==> flow/design.v <==
package mem_types;
    localparam NUM_SETS = 32;
    localparam NUM_ISETS= 32;
    typedef struct packed {  
        logic [(31-($clog2(NUM_SETS)+5)):00] tag;
        logic [($clog2(NUM_SETS)-1):00] set_addr;
        logic [04:00] offset;
        logic   [31:0]  ufp_addr;
        logic   [3:0]   ufp_rmask;
        logic   [3:0]   ufp_wmask;
        logic   [31:0]  ufp_wdata;
    } cache_t;
    typedef struct packed {  
        logic [(31-($clog2(NUM_ISETS)+5)):00] tag;
        logic [($clog2(NUM_ISETS)-1):00] set_addr;
        logic [04:00] offset;
        logic   [31:0]  ufp_addr;
        logic   [3:0]   ufp_rmask;
        logic   [3:0]   ufp_wmask;
        logic   [31:0]  ufp_wdata;
    } icache_t;
endpackage : mem_types
package rv32i_types;
    localparam NUM_ARCH_REG = 32;
    localparam NUM_ROB_ENTRIES = 8;
    localparam NUM_PHYS_REG = NUM_ROB_ENTRIES+ 32;
    localparam PHYS_REG_IDX = $clog2(NUM_PHYS_REG) - 1;
    localparam ARCH_REG_IDX = $clog2(NUM_ARCH_REG) - 1;
    localparam NUM_RS_ENTRIES = 2;
    localparam ST_Q_ENTRIES = 2;  
    localparam LD_RS_ENTRIES = 2;  
    localparam BRANCH_PRED_M = 1;
    localparam NUM_ORDER = 10;
    typedef struct packed {
        logic valid;
        logic [63:0] order;
        logic [31:0] inst;
        logic [ARCH_REG_IDX:0] rs1_addr, rs2_addr, rd_addr;
        logic [31:0] rs1_rdata, rs2_rdata, rd_wdata;
        logic [31:0] pc_rdata;
        logic [31:0] pc_wdata;
        logic [31:0] mem_addr;
        logic [3:0] mem_rmask;
        logic [3:0] mem_wmask;
        logic [31:0] mem_rdata;
        logic [31:0] mem_wdata;
    } rvfi_t;
    typedef struct packed {
        logic [ARCH_REG_IDX:0] rd;
        logic [PHYS_REG_IDX:0] pd;
        logic valid;
        logic [$clog2(NUM_ROB_ENTRIES)-1:0] rob_entry_idx;
        logic [31:0] rs1_value, rs2_value, value;
        logic [6:0]  opcode;
        logic [31:0] pc;
        logic [31:0] calculated_pc_next;
        logic [31:0] mem_addr;
        logic [3:0]  mem_rmask;
        logic [3:0]  mem_wmask;
        logic [31:0]  mem_rdata;
        logic [31:0]  mem_wdata;
    } cdb_entry_t; 
    typedef struct packed {
        logic   [31:0]  inst;  
        logic   [31:0]  pc;
        logic   [31:0]  pc_next;  
        logic           valid;  
        logic   [PHYS_REG_IDX:0]   ps1_s, ps2_s, pd_s;
        logic   [ARCH_REG_IDX:0]  rd_s, rs1_s, rs2_s;
        logic   ps1_valid, ps2_valid;
        logic   [2:0]   funct3;
        logic   [6:0]   funct7;
        logic   [6:0]   opcode;
        logic   [31:0]  imm;
        logic   [63:0]  order;
        logic   [BRANCH_PRED_M - 1:0]   br_hist;
        logic           regf_we;
    } decode_rename_to_dispatch_t;  
    typedef struct packed {
        logic [PHYS_REG_IDX:0] pd;
        logic [ARCH_REG_IDX:0] rs1, rs2, rd;
        logic           write_en;  
    } decode_rename_to_RAT_t;  
    typedef struct packed {
        logic [PHYS_REG_IDX:0] ps1, ps2;
        logic ps1_valid, ps2_valid;
    } RAT_to_decode_rename_t;  
    typedef struct packed {
        logic [ARCH_REG_IDX:0] rd;
        logic [PHYS_REG_IDX:0] pd;
        logic [31:0] pc;
        logic [31:0] pc_next;
        logic [63:0] order;
        logic [6:0] opcode;
        logic [31:0] calculated_pc_next;
        logic   [BRANCH_PRED_M - 1:0]   br_hist;
    } dispatch_to_ROB_only_data_t;  
    typedef struct packed {
        dispatch_to_ROB_only_data_t dispatch_to_ROB_only_data;  
        rvfi_t rvfi;
        logic enqueue_rob;
    } dispatch_to_ROB_t;
    typedef struct packed {
        logic commit;
        dispatch_to_ROB_only_data_t dispatch_data;
        rvfi_t rvfi;
    } ROB_entry_t;
    typedef struct packed {
        logic [($clog2(NUM_ROB_ENTRIES)-1):0] rob_entry_idx;
        logic is_rob_full;
    } ROB_to_dispatch_t;  
    typedef struct packed {
        ROB_entry_t rob_entry;
        logic is_rob_empty;
    } ROB_to_RRF_t;
    typedef struct packed {
        logic dequeue;
    } RRF_to_ROB_t;
    typedef struct packed {
        logic ps1_valid, ps2_valid;
        logic [PHYS_REG_IDX:0] ps1, ps2, pd;
        logic [ARCH_REG_IDX:0] rd;
        logic [2:0] funct3;
        logic [6:0] funct7;
        logic [6:0] opcode;
        logic [31:0] imm;
        logic [$clog2(NUM_ROB_ENTRIES)-1:0] rob_entry_idx;
        logic [31:0] pc;
        logic valid;
    } dispatch_to_rs_t;
    typedef struct packed {
        logic ps1_valid, ps2_valid;
        logic [PHYS_REG_IDX:0] ps1, ps2, pd;
        logic [ARCH_REG_IDX:0] rd;
        logic [2:0] funct3;
        logic [6:0] opcode;
        logic [31:0] imm;
        logic [$clog2(NUM_ROB_ENTRIES)-1:0] rob_entry_idx;
        logic [31:0] pc;
        logic valid;
    } dispatch_to_lsq_t;
    typedef struct packed {
        logic ps1_valid, ps2_valid;
        logic [PHYS_REG_IDX:0] ps1, ps2, pd;
        logic [ARCH_REG_IDX:0] rd;
        logic [2:0] funct3;
        logic [6:0] funct7;
        logic [6:0] opcode;
        logic [31:0] imm;
        logic [$clog2(NUM_ROB_ENTRIES)-1:0] rob_entry_idx;
        logic [31:0] pc;
        logic valid;
    } rs_to_alu_t;
       typedef struct packed {
        logic ps1_valid, ps2_valid;
        logic [PHYS_REG_IDX:0] ps1, ps2, pd;
        logic [ARCH_REG_IDX:0] rd;
        logic [2:0] funct3;
        logic [6:0] funct7;
        logic [6:0] opcode;
        logic [31:0] imm;
        logic [$clog2(NUM_ROB_ENTRIES)-1:0] rob_entry_idx;
        logic [31:0] pc;
        logic valid;
    } rs_to_br_t;
    typedef struct packed {
        logic ps1_valid, ps2_valid;
        logic [PHYS_REG_IDX:0] ps1, ps2, pd;
        logic [ARCH_REG_IDX:0] rd;
        logic [2:0] funct3;
        logic [6:0] funct7;
        logic [6:0] opcode;
        logic [31:0] imm;
        logic [$clog2(NUM_ROB_ENTRIES)-1:0] rob_entry_idx;
        logic [31:0] pc;
        logic valid;
    } rs_to_mult_t;
    typedef struct packed {
        logic ps1_valid, ps2_valid;
        logic [PHYS_REG_IDX:0] ps1, ps2, pd;
        logic [ARCH_REG_IDX:0] rd;
        logic [2:0] funct3;
        logic [6:0] funct7;
        logic [6:0] opcode;
        logic [31:0] imm;
        logic [$clog2(NUM_ROB_ENTRIES)-1:0] rob_entry_idx;
        logic [31:0] pc;
        logic valid;
    } rs_to_div_t;
    typedef struct packed {
        logic [PHYS_REG_IDX:0] pd;
        logic [ARCH_REG_IDX:0] rd;
        logic [2:0] funct3;
        logic [6:0] opcode;
        logic [$clog2(NUM_ROB_ENTRIES)-1:0] rob_entry_idx;
        logic [31:0] pc;
        logic valid;
    } mult_pipe_t;
    typedef struct packed {
        rs_to_alu_t data;
        logic [NUM_ORDER:0] order;
    } ALU_RS_entry_t;
    typedef struct packed {
        rs_to_alu_t data;
        logic [NUM_ORDER:0] order;
    } MUL_RS_entry_t;
    typedef struct packed {
        rs_to_br_t data;
        logic [NUM_ORDER:0] order;
    } BR_RS_entry_t;
    typedef struct packed {
        dispatch_to_lsq_t data;
        logic valid;
    } lsq_entry_t;
    typedef struct packed {
       logic   [31:0]  inst;
       logic   [31:0]  pc;
       logic   [31:0]  pc_next;
       logic   [63:0]  order;
       logic           valid;  
    } fetch_to_queue;  
    typedef enum logic [6:0] {
        op_b_lui       = 7'b0110111,  
        op_b_auipc     = 7'b0010111,  
        op_b_jal       = 7'b1101111,  
        op_b_jalr      = 7'b1100111,  
        op_b_br        = 7'b1100011,  
        op_b_load      = 7'b0000011,  
        op_b_store     = 7'b0100011,  
        op_b_imm       = 7'b0010011,  
        op_b_reg       = 7'b0110011   
    } rv32i_opcode;
    typedef enum logic [6:0] {
        base           = 7'b0000000,
        variant        = 7'b0100000,
        mult           = 7'b0000001
    } funct7_t;
    typedef enum logic [2:0] {
        arith_f3_add   = 3'b000,  
        arith_f3_sll   = 3'b001,
        arith_f3_slt   = 3'b010,
        arith_f3_sltu  = 3'b011,
        arith_f3_xor   = 3'b100,
        arith_f3_sr    = 3'b101,  
        arith_f3_or    = 3'b110,
        arith_f3_and   = 3'b111
    } arith_f3_t;
    typedef enum logic [2:0] {
        load_f3_lb     = 3'b000,
        load_f3_lh     = 3'b001,
        load_f3_lw     = 3'b010,
        load_f3_lbu    = 3'b100,
        load_f3_lhu    = 3'b101
    } load_f3_t;
    typedef enum logic [2:0] {
        store_f3_sb    = 3'b000,
        store_f3_sh    = 3'b001,
        store_f3_sw    = 3'b010
    } store_f3_t;
    typedef enum logic [2:0] { 
        branch_f3_beq  = 3'b000,
        branch_f3_bne  = 3'b001,
        branch_f3_blt  = 3'b100,
        branch_f3_bge  = 3'b101,
        branch_f3_bltu = 3'b110,
        branch_f3_bgeu = 3'b111
    } branch_f3_t;
    typedef enum logic [2:0] {
        alu_op_add     = 3'b000,
        alu_op_sll     = 3'b001,
        alu_op_sra     = 3'b010,
        alu_op_sub     = 3'b011,
        alu_op_xor     = 3'b100,
        alu_op_srl     = 3'b101,
        alu_op_or      = 3'b110,
        alu_op_and     = 3'b111
    } alu_ops;
    typedef enum logic [2:0] {
        mul_op_mul      = 3'b000,
        mul_op_mulh     = 3'b001,
        mul_op_mulhsu   = 3'b010,
        mul_op_mulhu    = 3'b011,
        mul_op_div      = 3'b100,
        mul_op_divu     = 3'b101,
        mul_op_rem      = 3'b110,
        mul_op_remu     = 3'b111
    } mul_ops;
    typedef union packed {
        logic [31:0] word;
        struct packed {
            logic [11:0] i_imm;
            logic [4:0]  rs1;
            logic [2:0]  funct3;
            logic [4:0]  rd;
            rv32i_opcode opcode;
        } i_type;
        struct packed {
            logic [6:0]  funct7;
            logic [4:0]  rs2;
            logic [4:0]  rs1;
            logic [2:0]  funct3;
            logic [4:0]  rd;
            rv32i_opcode opcode;
        } r_type;
        struct packed {
            logic [11:5] imm_s_top;
            logic [4:0]  rs2;
            logic [4:0]  rs1;
            logic [2:0]  funct3;
            logic [4:0]  imm_s_bot;
            rv32i_opcode opcode;
        } s_type;
        struct packed {
            logic [11:5] imm_s_top;
            logic [4:0]  rs2;
            logic [4:0]  rs1;
            logic [2:0]  funct3;
            logic [4:0]  imm_s_bot;
            rv32i_opcode opcode;
        } b_type;
        struct packed {
            logic [31:12] imm;
            logic [4:0]   rd;
            rv32i_opcode  opcode;
        } j_type;
    } instr_t;
endpackage : rv32i_types
module div_seq (
    input  logic        clk,
    input  logic        rst,
    input  logic        start,
    input  logic [32:0] a,
    input  logic [32:0] b,
    output logic        complete,
    output logic [32:0] quotient,
    output logic [32:0] remainder,
    output logic        divide_by_0
);
logic [5:0]  cnt;
logic [32:0] q_reg;      
logic [32:0] r_reg;      
logic [32:0] d_reg;      
logic        neg_q, neg_r, dbz;
logic [32:0] a_save;
logic [33:0] r_shift;
logic [34:0] r_sub;
assign r_shift = {r_reg, q_reg[32]};
assign r_sub   = {1'b0, r_shift} - {2'b00, d_reg};
always_ff @(posedge clk) begin
    if (rst) begin
        cnt <= '0;
    end else if (start) begin
        cnt    <= 6'd33;
        q_reg  <= a[32] ? (~a + 33'd1) : a;
        d_reg  <= b[32] ? (~b + 33'd1) : b;
        r_reg  <= '0;
        neg_q  <= a[32] ^ b[32];
        neg_r  <= a[32];
        dbz    <= (b == '0);
        a_save <= a;
    end else if (cnt != '0) begin
        cnt <= cnt - 6'd1;
        if (r_sub[34]) begin
            r_reg <= r_shift[32:0];
            q_reg <= {q_reg[31:0], 1'b0};
        end else begin
            r_reg <= r_sub[32:0];
            q_reg <= {q_reg[31:0], 1'b1};
        end
    end
end
assign complete    = (cnt == '0);
assign divide_by_0 = dbz;
assign quotient    = dbz ? '1 : (neg_q ? (~q_reg + 33'd1) : q_reg);
assign remainder   = dbz ? a_save : (neg_r ? (~r_reg + 33'd1) : r_reg);
endmodule
module divider_exec #(
    parameter NUM_STAGES = 33
)(
    input   rv32i_types::rs_to_div_t rs_to_div,
    input   logic [31: 0]   ps1_value,
    input   logic [31: 0]   ps2_value,
    input   logic           clk, rst,
    input   logic           cdb_arb_dequeue,           
    input   logic           res_station_select_from_RS,        
    output  rv32i_types::cdb_entry_t div_queue_result,
    output  logic           div_queue_is_full_to_CDB,       
    output  logic           div_is_ready_to_RS             
);
logic   [31: 0] div_queue_result_value;
rv32i_types::rs_to_div_t div_to_cdb_arb;
enum logic [1:0] {
    busy,
    not_busy = 2'b01,
    reset
} state;
logic [32:0] op_a;
logic [32:0] op_b;
logic [32:0] quotient;
logic [32:0] remainder;
logic divide_by_zero;
struct packed {
    rv32i_types::rs_to_div_t data;
    logic [31:0] ps1_value_shadow;
    logic [31:0] ps2_value_shadow;
} shadow_input;
logic shadow_overflow_flag;
assign shadow_overflow_flag = (shadow_input.ps1_value_shadow == 32'h80000000) && (shadow_input.ps2_value_shadow == '1);
logic div_is_done;
assign div_queue_is_full_to_CDB = div_is_done && state == busy;
always_ff @ (posedge clk) begin
    if(rst) begin
        state <= reset;
    end else begin
        case(state)
            busy: begin
                state <= cdb_arb_dequeue ? not_busy : state;
            end
            not_busy: begin
                state <= res_station_select_from_RS ? busy : state;
                shadow_input.data <= rs_to_div;
                shadow_input.ps1_value_shadow <= ps1_value;
                shadow_input.ps2_value_shadow <= ps2_value;
            end
            default: begin  
                state <= div_is_done ? not_busy : state;
                shadow_input <= '0;
            end
        endcase
    end
end
always_comb begin
    op_a = '0;
    op_b = '0;
    if(!rst) begin
        unique case(rs_to_div.funct3[0])
            1'b0: begin
                op_a = {ps1_value[31], ps1_value};
                op_b = {ps2_value[31], ps2_value};
            end
            1'b1: begin
                op_a = {1'b0, ps1_value};
                op_b = {1'b0, ps2_value};
            end
        endcase
    end
end
div_seq div_ip (
                .clk(clk),
                .rst(rst),
                .start(res_station_select_from_RS),
                .a(op_a),
                .b(op_b),
                .complete(div_is_done),
                .quotient(quotient),
                .remainder(remainder),
                .divide_by_0(divide_by_zero)
            );
always_comb begin
    div_to_cdb_arb = '0;
    div_is_ready_to_RS = '0; 
    div_queue_result_value = '0;
    if(!rst) begin
        unique case(state)
            busy: begin
                div_to_cdb_arb = shadow_input.data;
                div_is_ready_to_RS = '0;
            end
            not_busy: begin
                div_to_cdb_arb = '0;
                div_is_ready_to_RS = '1;            
            end
            default: begin
                div_to_cdb_arb = '0;
                div_is_ready_to_RS = '0;            
            end
        endcase
        unique case(shadow_input.data.funct3[1:0])
            2'b00: begin
                div_queue_result_value = divide_by_zero ? '1 : quotient[31:0];
                div_queue_result_value = shadow_overflow_flag ? 32'h80000000 : div_queue_result_value;
            end
            2'b01: begin
                div_queue_result_value = divide_by_zero ? '1 : quotient[31:0];
            end
            2'b10:begin
                div_queue_result_value = remainder[31:0];
                div_queue_result_value = shadow_overflow_flag ? 0 : div_queue_result_value;
            end
            2'b11: begin
                div_queue_result_value = remainder[31:0];
            end
        endcase
    end
    div_queue_result                = '0;
    div_queue_result.rd             = shadow_input.data.rd;
    div_queue_result.pd             = shadow_input.data.pd;
    div_queue_result.valid          = shadow_input.data.valid;
    div_queue_result.rob_entry_idx  = shadow_input.data.rob_entry_idx;
    div_queue_result.rs1_value      = shadow_input.ps1_value_shadow;
    div_queue_result.rs2_value      = shadow_input.ps2_value_shadow;
    div_queue_result.value          = div_queue_result_value;
    div_queue_result.pc            = shadow_input.data.pc;
    div_queue_result.calculated_pc_next = shadow_input.data.pc + 32'd4;
    div_queue_result.opcode        = shadow_input.data.opcode;
    div_queue_result.mem_addr      = '0;
    div_queue_result.mem_rmask     = '0;
    div_queue_result.mem_wmask     = '0;
    div_queue_result.mem_rdata     = '0;
    div_queue_result.mem_wdata     = '0;
end
endmodule
module div_unit
(
    input  logic        clk,
    input  logic        rst,
    input  logic        issue,           
    input  logic [2:0]  funct3,          
    input  logic [6:0]  opcode,
    input  logic [4:0]  rd,
    input  logic [5:0]  pd,
    input  logic [2:0]  rob_idx,
    input  logic [31:0] pc,
    input  logic [31:0] ps1_value,
    input  logic [31:0] ps2_value,
    output logic        ready,           
    input  logic        cdb_dequeue,     
    output logic        res_valid,
    output logic [4:0]  res_rd,
    output logic [5:0]  res_pd,
    output logic [2:0]  res_rob_idx,
    output logic [31:0] res_value,
    output logic [31:0] res_rs1_value,
    output logic [31:0] res_rs2_value,
    output logic [31:0] res_pc,
    output logic [31:0] res_pc_next,
    output logic [6:0]  res_opcode
);
rv32i_types::rs_to_div_t rs;
rv32i_types::cdb_entry_t res;
always_comb begin
    rs               = '0;
    rs.valid         = issue;
    rs.funct3        = funct3;
    rs.opcode        = opcode;
    rs.rd            = rd;
    rs.pd            = pd;
    rs.rob_entry_idx = rob_idx;
    rs.pc            = pc;
end
divider_exec div (
    .rs_to_div                  (rs),
    .ps1_value                  (ps1_value),
    .ps2_value                  (ps2_value),
    .clk                        (clk),
    .rst                        (rst),
    .cdb_arb_dequeue            (cdb_dequeue),
    .res_station_select_from_RS (issue),
    .div_queue_result           (res),
    .div_queue_is_full_to_CDB   (res_valid),
    .div_is_ready_to_RS         (ready)
);
assign res_rd        = res.rd;
assign res_pd        = res.pd;
assign res_rob_idx   = res.rob_entry_idx;
assign res_value     = res.value;
assign res_rs1_value = res.rs1_value;
assign res_rs2_value = res.rs2_value;
assign res_pc        = res.pc;
assign res_pc_next   = res.calculated_pc_next;
assign res_opcode    = res.opcode;
endmodule
-- Step by step through the tools: div_unit
The steps from the RTL of div_unit to its reports follow in flow order.
Lines are those of the file above, counted from 1.
Operators carry their Yosys type and port widths (W data, S select, Z words).
The mark -- stands for no value.
- top module: div_unit
- clock input: clk
- cell library: sky130hd
- library corner: tt_025C_1v80

-- Elaborated design
Counts by Yosys on the flattened word-level netlist (proc, flatten, opt, wreduce; memories kept). Register bits leave out memories and registers merged into their read ports (data or address). Print and check cells are left out. Cells with the same type and inputs are merged into one.
- bits of input ports at 124
- output and inout bits: 183
- cells after elaboration at 81
- register bits after elaboration at 302
- bitwise operators at 8
- reduce/logical cells: 14
- add/sub/neg operators: 7
- equal/unequal tests: 8
- noted muxes and demuxes: 30
- operators with widths (operator ; count):
    $mux W32 ; 8
    $mux W33 ; 7
    $pmux W96 S2 ; 1
    $pmux W33 S2 ; 2
    $pmux W32 S4 ; 1
    $pmux W32 S2 ; 2
    $add A33 B1 Y33 const B ; 2
    $not A33 Y33 ; 2
    $add A32 B1 Y32 const B ; 2
    $eq A32 B32 Y1 const B ; 2
    $not A32 Y32 ; 2
    $sub A34 B33 Y35 ; 1
    $logic_not A33 Y1 ; 1
    $add A32 B3 Y32 const B ; 1
    $mux W6 ; 2
    $reduce_and A2 Y1 ; 3
    $sub A6 B1 Y6 const B ; 1
    $logic_not A6 Y1 ; 1
    $reduce_bool A6 Y1 ; 1
    $mux W2 ; 3
    $eq A2 B1 Y1 const B ; 2
    $eq A2 B2 Y1 const B ; 2
    $ne A2 B2 Y1 const B ; 2
    $logic_not A2 Y1 ; 2
    $pmux W2 S2 ; 1
    $not A1 Y1 ; 3
    $reduce_and A3 Y1 ; 1
    $reduce_bool A3 Y1 ; 1
Not listed: further kinds 5, cells in them 8.

-- Logic depth
Longest topological path by Yosys (ltp), each cell counted once; first at word level (registers and memories cut), then after technology mapping (sequential cells cut; the memories' decode and read muxes count).
- noted depth in word-level cells: 7
- noted ABC_AREA: 0
- mapped depth: 15
- gate-level depth less buffers: 13

-- Netlist
Source: synth_stat.txt of the flow (Yosys; design flattened, memories mapped). It holds for the ABC_AREA given above (unset counts as 0); a run with the other value may have another netlist.
- mapped flip-flops at 262
- noted sequential part of the area: 0.0077775 mm2
- buffer cells at 200
- noted mapped area: 0.0168812 mm2
- mapped cells at 1726
- cells by type (cell ; count ; area in all (um2)):
    sky130_fd_sc_hd__edfxtp_1 ; 253 ; 7.6E+03
    sky130_fd_sc_hd__buf_4 ; 120 ; 900.864
    sky130_fd_sc_hd__xnor2_1 ; 100 ; 875.84
    sky130_fd_sc_hd__and2_1 ; 127 ; 794.512
    sky130_fd_sc_hd__nor2_1 ; 158 ; 593.069
    sky130_fd_sc_hd__xor2_1 ; 67 ; 586.813
    sky130_fd_sc_hd__ha_1 ; 41 ; 512.992
    sky130_fd_sc_hd__a21oi_1 ; 100 ; 500.48
    sky130_fd_sc_hd__nand2_1 ; 110 ; 412.896
    sky130_fd_sc_hd__o21ai_0 ; 73 ; 365.35
    sky130_fd_sc_hd__nor2b_1 ; 50 ; 312.8
    sky130_fd_sc_hd__o31ai_1 ; 41 ; 307.795
    sky130_fd_sc_hd__clkbuf_1 ; 67 ; 251.491
    sky130_fd_sc_hd__inv_1 ; 60 ; 225.216
    sky130_fd_sc_hd__nand4_1 ; 35 ; 218.96
    sky130_fd_sc_hd__o22ai_1 ; 33 ; 206.448
    sky130_fd_sc_hd__dfxtp_1 ; 9 ; 180.173
    sky130_fd_sc_hd__nor4_1 ; 26 ; 162.656
Other cell types: 51; their cells: 256.
By module: a second synthesis without flattening, with its own total; a netlist apart from the flattened one above.
- noted cell total of the unflattened synthesis: 1792
- area total of the unflattened synthesis: 0.0178596 mm2
Rows give one instance, submodules left out.
- modules (module ; area (mm2) ; times used ; sequential area (mm2) ; cells):
    div_seq ; 0.0100834 ; 1 ; 0.004144 ; 1073
    divider_exec ; 0.0077725 ; 1 ; 0.0036635 ; 718
    div_unit ; 0.0000038 ; 1 ; 0 ; 1

-- Timing after synthesis
Path of least setup slack by OpenSTA after synthesis, without wires, with an ideal clock, recovery checks aside; 20% of the period is set as input and as output delay. Where synthesis merged equal registers, the netlist keeps one of their names.
- path type: input-to-reg
- start: in rst
- end: reg div.shadow_input
- data arrival time at 7.511 ns
- delay of the path: 7.009 ns
- setup time at 0.598 ns
- buffers on the path at 7
- input delay at 1.100 ns
- required time: 4.902 ns
- noted setup slack: -2.609 ns
- stages: 8
- period: 5.5 ns
- launch time at the first pin at 1.100 ns
- synthesis period reached at 8.109 ns
"delay of the path" is the arrival time less input delay plus setup time.
"stages" counts driving pins, that of a launching flip-flop among them; a cell with two outputs on the path counts twice.
"synthesis period reached" = period - worst setup slack (recovery checks aside). The figure is calculated, with input and output delays left at 20% of the set period.
Where an end lacks its bit number, it is one bit of the signal, or one of the new flip-flops if synthesis recoded a state register.
Between the ends stands the longest chain of elaborated cells between them, by number of cells; it is not shown to be the way that was timed. Of several equally long chains one is given.
Each line given opens the expression or statement behind the cell; cells for indexed reads and writes are added by Yosys, which also makes memories of some case tables.
- cells stage by stage: sky130_fd_sc_hd__clkbuf_1 sky130_fd_sc_hd__buf_1 sky130_fd_sc_hd__clkbuf_1 sky130_fd_sc_hd__clkbuf_1 sky130_fd_sc_hd__clkbuf_1 sky130_fd_sc_hd__buf_1 sky130_fd_sc_hd__buf_1 sky130_fd_sc_hd__nor2_1
- cells in the longest elaborated chain: 2
- elaborated cells between the ends (all ways): 2
- source lines of those cells: 0
- classes of those cells: 1 x logic; 1 x reduce/logical
- RTL lines, path after synthesis (what ; line ; source):
    start, declared ; 516 ; input  logic        rst,
    $not A1 Y1 ; -- ;
    $reduce_and A2 Y1 ; -- ;
    end, assigned ; 427 ; shadow_input <= '0;
    end, declared ; 406 ; } shadow_input;

-- Timing after layout
From the final timing report of run 1: the path of least setup slack in the routed layout; clock arrival at registers is part of the times.
- path type: reg-to-output
- start: reg div.div_ip.r_reg[10]
- end: out res_value[23]
- noted setup slack: 0.34 ns
- launch time at the first pin at 0.58 ns
- stages: 10
- period: 5.5 ns
- data arrival time at 4.06 ns
- output delay at 1.10 ns
- required time: 4.40 ns
- buffers on the path at 1
Between the ends stands the longest chain of elaborated cells between them, by number of cells; it is not shown to be the way that was timed. Of several equally long chains one is given.
At most two assigning lines are given for a register; there are more.
- cells stage by stage: sky130_fd_sc_hd__edfxtp_1 sky130_fd_sc_hd__or4_4 sky130_fd_sc_hd__or4_4 sky130_fd_sc_hd__or4_4 sky130_fd_sc_hd__o31ai_1 sky130_fd_sc_hd__xor2_1 sky130_fd_sc_hd__a21oi_1 sky130_fd_sc_hd__o22ai_1 sky130_fd_sc_hd__nor2_1 sky130_fd_sc_hd__clkdlybuf4s50_1
- cells in the longest elaborated chain: 7
- elaborated cells between the ends (all ways): 7
- source lines of those cells: 4
- classes of those cells: 1 x add/sub; 5 x mux; 1 x logic
- RTL lines, path post-layout (what ; line ; source):
    start, declared ; 341 ; logic [32:0] r_reg;
    start, assigned ; 364 ; r_reg <= r_shift[32:0];
    start, assigned ; 367 ; r_reg <= r_sub[32:0];
    $not A32 Y32 ; 375 ; assign remainder   = dbz ? a_save : (neg_r ? (~r_reg + 33'd1) : r_reg);
    $add A32 B1 Y32 ; 375 ;
    $mux W32 x2 ; 375 ;
    $mux W32 ; 488 ; div_queue_result_value = shadow_overflow_flag ? 0 : div_queue_result_value;
    $pmux W32 S4 ; 478 ; unique case(shadow_input.data.funct3[1:0])
    $mux W32 ; 463 ; if(!rst) begin
    end, declared ; 532 ; output logic [31:0] res_value,

## Implementation results

Top module div_unit; platform sky130hd; tools Yosys and OpenROAD; 3 stored runs in no particular order. Input and output delays are each 20% of the period that was set; the output load is 0.01 pF.
"reached clock period" is the run's clock period less its worst setup slack. It is reckoned from that one timing run; input and output delays stay at 20% of the period that was set.
"time used up by the worst setup path" is the time allowed to the run's worst setup path (the clock period less input and output delay, where it has them) less its slack. Clock arrival times count: a late capture clock shortens it, a late launch clock lengthens it.
"total power after layout": no workload was simulated; the value follows from the tool's default switching activity.

Run 1
Settings were CTS_CLUSTER_DIAMETER = 383; SETUP_SLACK_MARGIN = 0.23; period_ns = 5.5; CAP_MARGIN = 20; CORE_MARGIN = 2; CORE_UTILIZATION = 40; SLEW_MARGIN = 20
- noted the total power after layout: 6.846 mW
- noted the standard-cell area of the final layout: 0.0206586 mm2
- noted the reached clock period: 5.162 ns
- chip area in the Yosys report at 0.0168812 mm2
- setup total negative slack at 0.000 ns
- noted the final worst hold slack: 0.450 ns
- noted the setup slack of the worst path: 0.338 ns
- time used up by the worst setup path at 4.06 ns
- type of the worst setup path: reg-to-output
- noted the utilization after routing: 49.5 %
- total die area at 0.043863 mm2

Run 2
Settings were CORE_UTILIZATION = 40; PLACE_DENSITY = 0.6; SETUP_SLACK_MARGIN = 1.59; period_ns = 5.38; CAP_MARGIN = 20; CORE_MARGIN = 2; SLEW_MARGIN = 20
- noted the utilization after routing: 51.8 %
- noted the reached clock period: 5.006 ns
- time used up by the worst setup path at 3.93 ns
- type of the worst setup path: reg-to-output
- noted the standard-cell area of the final layout: 0.021617 mm2
- noted the final worst hold slack: 0.458 ns
- total die area at 0.043863 mm2
- noted the total power after layout: 7.225 mW
- setup total negative slack at 0.000 ns
- noted the setup slack of the worst path: 0.374 ns
- chip area in the Yosys report at 0.0168812 mm2

Run 3
Settings were CELL_PAD_IN_SITES_DETAIL_PLACEMENT = 0; CELL_PAD_IN_SITES_GLOBAL_PLACEMENT = 0; CORE_MARGIN = 7; CORE_UTILIZATION = 46; CTS_CLUSTER_DIAMETER = 392; HOLD_SLACK_MARGIN = 0.11; MAX_ROUTING_LAYER = met4; MIN_ROUTING_LAYER = met2; PLACE_DENSITY_LB_ADDON = 0.19; SETUP_SLACK_MARGIN = 0.23; SLEW_MARGIN = 20; period_ns = 5.5; CAP_MARGIN = 20
- noted the setup slack of the worst path: 0.267 ns
- noted the reached clock period: 5.233 ns
- noted the standard-cell area of the final layout: 0.0206335 mm2
- chip area in the Yosys report at 0.0168812 mm2
- total die area at 0.042257 mm2
- noted the final worst hold slack: 0.466 ns
- setup total negative slack at 0.000 ns
- noted the utilization after routing: 56.8 %
- noted the total power after layout: 6.974 mW
- time used up by the worst setup path at 4.13 ns
- type of the worst setup path: reg-to-output
